==> flow/design.v <==
module mult32x32_fsm (
    input logic clk,               
    input logic reset,             
    input logic start,             
    output logic busy,             
    output logic [1:0] a_sel,      
    output logic b_sel,            
    output logic [2:0] shift_sel,  
    output logic upd_prod,         
    output logic clr_prod          
);
	typedef enum { idle, handle1, handle2, handle3, handle4, handle5, handle6, handle7, handle8} sm_type;
	sm_type current_state;
	sm_type next_state;
	always_ff @(posedge clk, posedge reset) begin
		if (reset== 1'b1) begin
			current_state <=idle;
		end
		else begin
			current_state <= next_state;
		end
	end
	always_comb begin
		next_state= current_state;
		busy=1'b1;
		upd_prod= 1'b1;
		clr_prod= 1'b0;
		a_sel= 2'b0;
		b_sel= 1'b0;
		shift_sel= 3'b0;
		case(current_state)
			idle: begin
				if(start== 1'b0) begin
					next_state=idle;
					busy=1'b0;
					upd_prod=1'b0;
				end
				else begin
					next_state=handle1;
					busy=1'b0;
					upd_prod=1'b0;
					clr_prod=1'b1;
				end
			end
			handle1: begin
				next_state= handle2;
				a_sel=2'b0;
				b_sel=1'b0;
				shift_sel=3'b0;
			end
			handle2: begin
				next_state= handle3;
				a_sel=2'b01;
				b_sel=1'b0;
				shift_sel=3'b001;
			end
			handle3: begin
				next_state= handle4;
				a_sel=2'b10;
				b_sel=1'b0;
				shift_sel=3'b010;
			end
			handle4: begin
				next_state= handle5;
				a_sel=2'b11;
				b_sel=1'b0;
				shift_sel=3'b011;
			end
			handle5: begin
				next_state= handle6;
				a_sel=2'b0;
				b_sel=1'b1;
				shift_sel=3'b010;
			end
			handle6: begin
				next_state= handle7;
				a_sel=2'b01;
				b_sel=1'b1;
				shift_sel=3'b011;
			end
			handle7: begin
				next_state= handle8;
				a_sel=2'b10;
				b_sel=1'b1;
				shift_sel=3'b100;
			end
			handle8: begin
				next_state= idle;
				a_sel=2'b11;
				b_sel=1'b1;
				shift_sel=3'b101;
			end
		endcase
	end
endmodule
module mult32x32_arith (
    input logic clk,              
    input logic reset,            
    input logic [31:0] a,         
    input logic [31:0] b,         
    input logic [1:0] a_sel,      
    input logic b_sel,            
    input logic [2:0] shift_sel,  
    input logic upd_prod,         
    input logic clr_prod,         
    output logic [63:0] product   
);
logic [15:0] out16;
logic [7:0] out8;
always_comb begin
	case(a_sel)
		2'b00: out8 = a[7:0];
		2'b01: out8 = a[15:8];
		2'b10: out8 = a[23:16];
		2'b11: out8 = a[31:24];
	endcase
end
always_comb begin
	case(b_sel)
		1'b0: out16 = b[15:0];
		1'b1: out16 = b[31:16];
	endcase
end
logic [23:0] mult;
always_comb begin
	mult = out16 * out8;
end
logic [63:0] shifted;
always_comb begin
	shifted = 64'b0;
	case(shift_sel)
		3'b000: shifted = mult;
		3'b001: shifted = mult << 8; 
		3'b010: shifted = mult << 16;
		3'b011: shifted = mult << 24;
		3'b100: shifted = mult << 32;
		3'b101: shifted = mult << 40;
	endcase
end
always_ff @(posedge clk, posedge reset) begin
	if(reset == 1'b1) begin 
		product <= 64'b0;
	end
	else begin
		if(clr_prod == 1'b1) begin
			product <= 64'b0;
		end
		else if (upd_prod == 1'b1) begin
			product <= product + shifted;
		end
	end
end
endmodule
module mult32x32 (
    input logic clk,             
    input logic reset,           
    input logic start,           
    input logic [31:0] a,        
    input logic [31:0] b,        
    output logic busy,           
    output logic [63:0] product  
);
logic [1:0] a_sel;
logic b_sel;
logic [2:0] shift_sel;
logic upd_prod;
logic clr_prod;
mult32x32_fsm fsm(
	.clk(clk),
	.reset(reset),
	.start(start),
	.busy(busy),
	.a_sel(a_sel),
	.b_sel(b_sel),
	.shift_sel(shift_sel),
	.upd_prod(upd_prod),
	.clr_prod(clr_prod)
);
mult32x32_arith arith(
	.clk(clk),
	.reset(reset),
	.a(a),
	.b(b),
	.a_sel(a_sel),
	.b_sel(b_sel),
	.shift_sel(shift_sel),
	.upd_prod(upd_prod),
	.clr_prod(clr_prod),
	.product(product)
);
endmodule
* Tool chain data of mult32x32
Tool output for the design above, in the order of the flow.
Line numbers count from 1 in the design file above.
Operators carry their Yosys type and port widths (W data, S select, Z words).
Library cell names are shortened.
The mark - stands for no value.
- Design top :: mult32x32
- Clock :: clk
- Cell library :: sky130hd
- Library corner :: tt_025C_1v80

* After elaboration
Source: Yosys, flattened and elaborated, memories not mapped. Widths are those after wreduce. Registers that Yosys merges into a memory's read port (data or address) are not register bits. Print and check cells do not count.
- Register bits after elaboration :: 96
- Elaborated cells :: 45
- Bitwise operators :: 1
- Reduce/logical cells :: 11
- Multiplexer cells :: 13
- $add $sub $neg :: 1
- Equality and inequality tests :: 16
- $mul :: 1
** Operator list (count)
- $pmux W64 S6 :: 1
- $pmux W32 S9 :: 1
- $mul A16 B8 Y24 :: 1
- $eq A32 B3 Y1 const B :: 4
- $mux W64 :: 2
- $eq A32 B2 Y1 const B :: 2
- $add A64 B64 Y64 :: 1
- $eq A32 B1 Y1 const B :: 1
- $eq A32 B4 Y1 const B :: 1
- $logic_not A32 Y1 :: 1
- $pmux W16 S2 :: 1
- $pmux W8 S4 :: 1
- $pmux W3 S5 :: 1
- $reduce_or A2 Y1 :: 5
- $reduce_bool A9 Y1 :: 1
- $eq A3 B2 Y1 const B :: 2
- $eq A3 B3 Y1 const B :: 2
- $pmux W2 S3 :: 1
- $mux W1 :: 5
- $eq A2 B2 Y1 const B :: 2
- $reduce_or A4 Y1 :: 1
- $eq A3 B1 Y1 const B :: 1
- $logic_not A3 Y1 :: 1
- $eq A2 B1 Y1 const B :: 1
- $logic_not A2 Y1 :: 1
- $reduce_bool A2 Y1 :: 1
- $not A1 Y1 :: 1

* Longest topological paths
Yosys ltp: most cells in a row. Word level: on the elaborated netlist, between registers, memories and ports. Mapped: between sequential cells and ports; inverters and the memories' decode and read muxes count.
- Depth after elaboration :: 10
- ABC_AREA :: 0
- Depth in mapped cells :: 39

* Mapped cells and area
Yosys stat after the flow's synthesis: flattened, memories mapped to cells. It holds for the ABC_AREA given above (unset counts as 0); a run with the other value may have another netlist.
The area totals of this step are shown rounded.
- Chip area (Yosys) :: 12000 µm²
- Buffer cells :: 65
- Standard cells after synthesis :: 1490
- Flip-flops :: 73
** Cells by type
- dfrtp_1 :: count 72, total area 1.8E+03 µm²
- fa_1 :: count 85, total area 1.7E+03 µm²
- ha_1 :: count 107, total area 1.34E+03 µm²
- nor2_1 :: count 195, total area 731.952 µm²
- nand2_1 :: count 153, total area 574.301 µm²
- o21ai_0 :: count 105, total area 525.504 µm²
- inv_1 :: count 128, total area 480.461 µm²
- a21oi_1 :: count 86, total area 430.413 µm²
- a21o_1 :: count 53, total area 397.882 µm²
- xnor2_1 :: count 41, total area 359.094 µm²
- xor2_1 :: count 30, total area 262.752 µm²
- clkbuf_1 :: count 52, total area 195.187 µm²
- mux2i_1 :: count 18, total area 180.173 µm²
- nand3b_1 :: count 21, total area 157.651 µm²
- o22ai_1 :: count 25, total area 156.4 µm²
- o21bai_1 :: count 20, total area 150.144 µm²
- nand4_1 :: count 21, total area 131.376 µm²
- or2_2 :: count 21, total area 131.376 µm²
Not listed: further types 58, cells in them 257.
The figures by module come from a second, unflattened synthesis with its own total; it is not the netlist above.
- Cells (unflattened synthesis) :: 1469
- Area total of the unflattened synthesis :: 12000 µm²
Each row is one instance without its submodules.
** By module
- mult32x32_arith :: sequential area 1600 µm², area 11000 µm², cells 1449, times used 1
- mult32x32_fsm :: sequential area 230 µm², area 300 µm², cells 20, times used 1
- mult32x32 :: sequential area 0.0 µm², area 0.0 µm², cells 0, times used 1

* Worst setup path after synthesis
OpenSTA on the mapped netlist: ideal clock, no wires. The path of least setup slack (recovery checks aside). Input and output delay are each 20% of the period. Register names are those of the netlist, which keeps one name where synthesis merged equal registers.
- Path type :: input to register
- Start :: input a[23]
- End :: register (name not given)
- Delay of the path :: 7.240 ns
- Clock period :: 12.0 ns
- Data arrival time :: 9.518 ns
- Path buffers :: 2
- Input delay :: 2.400 ns
- Slack :: 2.361 ns
- Stages :: 30
- Synthesis period reached :: 9.639 ns
"delay of the path" = arrival - input delay + setup time.
"stages": output pins that drive a net of the path, with the launching flip-flop's if there is one; two outputs of one cell count as two.
"synthesis period reached" = period - worst setup slack (recovery checks aside). The figure is calculated, with input and output delays left at 20% of the set period.
The rows between start and end are the longest chain of elaborated cells between them; the timing report does not say that the signal goes this way. Where chains are equally long, one stands for them.
Each line given opens the expression or statement behind the cell; cells for indexed reads and writes are added by Yosys, which also makes memories of some case tables.
- Cell sequence :: nand2_1 > nand2_1 > o21ai_1 > clkbuf_1 > nor2_1 > fa_1 > fa_1 > fa_1 > inv_1 > fa_1 > inv_1 > ha_1 > o21a_1 > o21ai_0 > nor3b_2 > nor4_1 > o31ai_1 > nor4_1 > a211oi_1 > o2bb2a_1 > o22ai_1 > ha_1 > clkbuf_1 > nand4_1 > or3_1 > a211o_1 > a211oi_2 > o21ai_1 > a21o_1 > a32o_1
- Length of the longest elaborated chain :: 6
- Elaborated cells between the ends (all ways) :: 6
- Source lines of those cells :: 6
** Ends and longest elaborated chain, post-synthesis
- from (decl) :: RTL line 158 : input logic [31:0] a,
- $pmux W8 S4 :: RTL line 111 : case(a_sel)
- $mul A16 B8 Y24 :: RTL line 126 : mult = out16 * out8;
- $pmux W64 S6 :: RTL line 131 : case(shift_sel)
- $add A64 B64 Y64 :: RTL line 149
- $mux W64 :: RTL line 148 : else if (upd_prod == 1'b1) begin
- $mux W64 :: RTL line 145 : if(clr_prod == 1'b1) begin
- to (assign) :: RTL line 146
- to (assign) :: RTL line 149
- to (decl) :: RTL line 106

* Path in the finished layout
Path of least setup slack in the final report of run A (OpenROAD, finished layout, wires in). Where an end is a register, its clock arrival counts in the times.
- Path type :: input to register
- Start :: input a[30]
- End :: register (name not given)
- Slack :: 4.47 ns
- Clock period :: 16.5 ns
- Data arrival time :: 12.32 ns
- Input delay :: 3.30 ns
- Path buffers :: 1
- Stages :: 31
The rows between start and end are the longest chain of elaborated cells between them; the timing report does not say that the signal goes this way. Where chains are equally long, one stands for them.
- Cell sequence :: clkdlybuf4s50_1 > nand2_1 > nand2_1 > o21ai_1 > or2_2 > fa_1 > fa_1 > inv_1 > fa_1 > inv_1 > fa_1 > inv_1 > ha_1 > o21a_1 > o21ai_0 > nor3b_2 > nor4_1 > o31ai_1 > a21oi_1 > xor2_1 > o22ai_1 > ha_1 > nand2_1 > nor3_1 > a211oi_1 > a2bb2oi_1 > a21oi_2 > o41ai_4 > nand4_1 > a311o_1 > nand2_1
- Length of the longest elaborated chain :: 6
- Elaborated cells between the ends (all ways) :: 6
- Source lines of those cells :: 6
** Ends and longest elaborated chain, after layout
- from (decl) :: RTL line 158 : input logic [31:0] a,
- $pmux W8 S4 :: RTL line 111 : case(a_sel)
- $mul A16 B8 Y24 :: RTL line 126 : mult = out16 * out8;
- $pmux W64 S6 :: RTL line 131 : case(shift_sel)
- $add A64 B64 Y64 :: RTL line 149
- $mux W64 :: RTL line 148 : else if (upd_prod == 1'b1) begin
- $mux W64 :: RTL line 145 : if(clr_prod == 1'b1) begin
- to (assign) :: RTL line 146
- to (assign) :: RTL line 149
- to (decl) :: RTL line 106

Add stored flow runs of mult32x32

5 stored runs of mult32x32 in the flow (synthesis by Yosys, layout by OpenROAD, sky130hd cells), in arbitrary order. Constraints: input delay and output delay 20% of the set period each, output load 0.01 pF.
"achieved clock period" = clock period - worst setup slack. The figure is calculated, with input and output delays left at 20% of the set period.
"time on the worst setup path" = time allowed to the worst setup path (clock period - input delay - output delay, where it has them) - its slack; a late launch clock adds to it, a late capture clock takes from it.
The results are shown rounded.

** Run A
- Settings :: CORE_UTILIZATION=40; period_ns=16.5; CAP_MARGIN=20; CORE_MARGIN=2; SLEW_MARGIN=20
- Final setup TNS :: 0.000 ns
- Achieved clock period :: 12.027 ns
- Die outline area :: 30000 µm²
- Area of the synthesized netlist :: 12000 µm²
- Standard-cell area of the final layout :: 14000 µm²
- Worst setup slack after layout :: 4.5 ns
- Smallest hold slack :: 0.34 ns
- Time on the worst setup path :: 8.73 ns
- Critical path type :: input to register

** Run B
- Settings :: ABC_AREA=0; CAP_MARGIN=25; CELL_PAD_IN_SITES_GLOBAL_PLACEMENT=1; CORE_ASPECT_RATIO=1.08; CORE_UTILIZATION=48; CTS_CLUSTER_DIAMETER=280; CTS_CLUSTER_SIZE=27; GPL_TIMING_DRIVEN=1; MAX_ROUTING_LAYER=met4; PLACE_DENSITY=0.74; SETUP_SLACK_MARGIN=0.6; SLEW_MARGIN=30; TNS_END_PERCENT=15; period_ns=8.29; CORE_MARGIN=2
- Final setup TNS :: -6.0 ns
- Time on the worst setup path :: 6.97 ns
- Critical path type :: input to register
- Smallest hold slack :: 0.36 ns
- Worst setup slack after layout :: -0.34 ns
- Achieved clock period :: 8.627 ns
- Area of the synthesized netlist :: 12000 µm²
- Standard-cell area of the final layout :: 19000 µm²
- Die outline area :: 25000 µm²

** Run C
- Settings :: ABC_AREA=0; CAP_MARGIN=35; CELL_PAD_IN_SITES_GLOBAL_PLACEMENT=1; CORE_ASPECT_RATIO=1.13; CORE_MARGIN=9; CORE_UTILIZATION=48; CTS_CLUSTER_DIAMETER=280; CTS_CLUSTER_SIZE=15; GPL_TIMING_DRIVEN=1; MAX_ROUTING_LAYER=met4; PLACE_DENSITY=0.74; SLEW_MARGIN=30; TNS_END_PERCENT=15; period_ns=6.16
- Die outline area :: 30000 µm²
- Area of the synthesized netlist :: 12000 µm²
- Standard-cell area of the final layout :: 18000 µm²
- Achieved clock period :: 8.308 ns
- Worst setup slack after layout :: -2.1 ns
- Final setup TNS :: -89 ns
- Smallest hold slack :: 0.35 ns
- Time on the worst setup path :: 8.31 ns
- Critical path type :: register to register

** Run D
- Settings :: CAP_MARGIN=40; CORE_ASPECT_RATIO=0.55; CORE_UTILIZATION=40; CTS_CLUSTER_DIAMETER=396; CTS_CLUSTER_SIZE=17; GPL_ROUTABILITY_DRIVEN=1; GPL_TIMING_DRIVEN=0; HOLD_SLACK_MARGIN=0.29; MAX_ROUTING_LAYER=met5; MIN_ROUTING_LAYER=met2; SETUP_SLACK_MARGIN=2.06; period_ns=8.23; CORE_MARGIN=2; SLEW_MARGIN=20
- Outcome :: not finished: routing ended with error GRT-0116

** Run E
- Settings :: CORE_UTILIZATION=40; SETUP_SLACK_MARGIN=2.94; period_ns=11.0; CAP_MARGIN=20; CORE_MARGIN=2; SLEW_MARGIN=20
- Standard-cell area of the final layout :: 17000 µm²
- Time on the worst setup path :: 6.96 ns
- Critical path type :: input to register
- Smallest hold slack :: 0.37 ns
- Worst setup slack after layout :: 1.8 ns
- Final setup TNS :: 0.000 ns
- Achieved clock period :: 9.159 ns
- Area of the synthesized netlist :: 12000 µm²
- Die outline area :: 30000 µm²
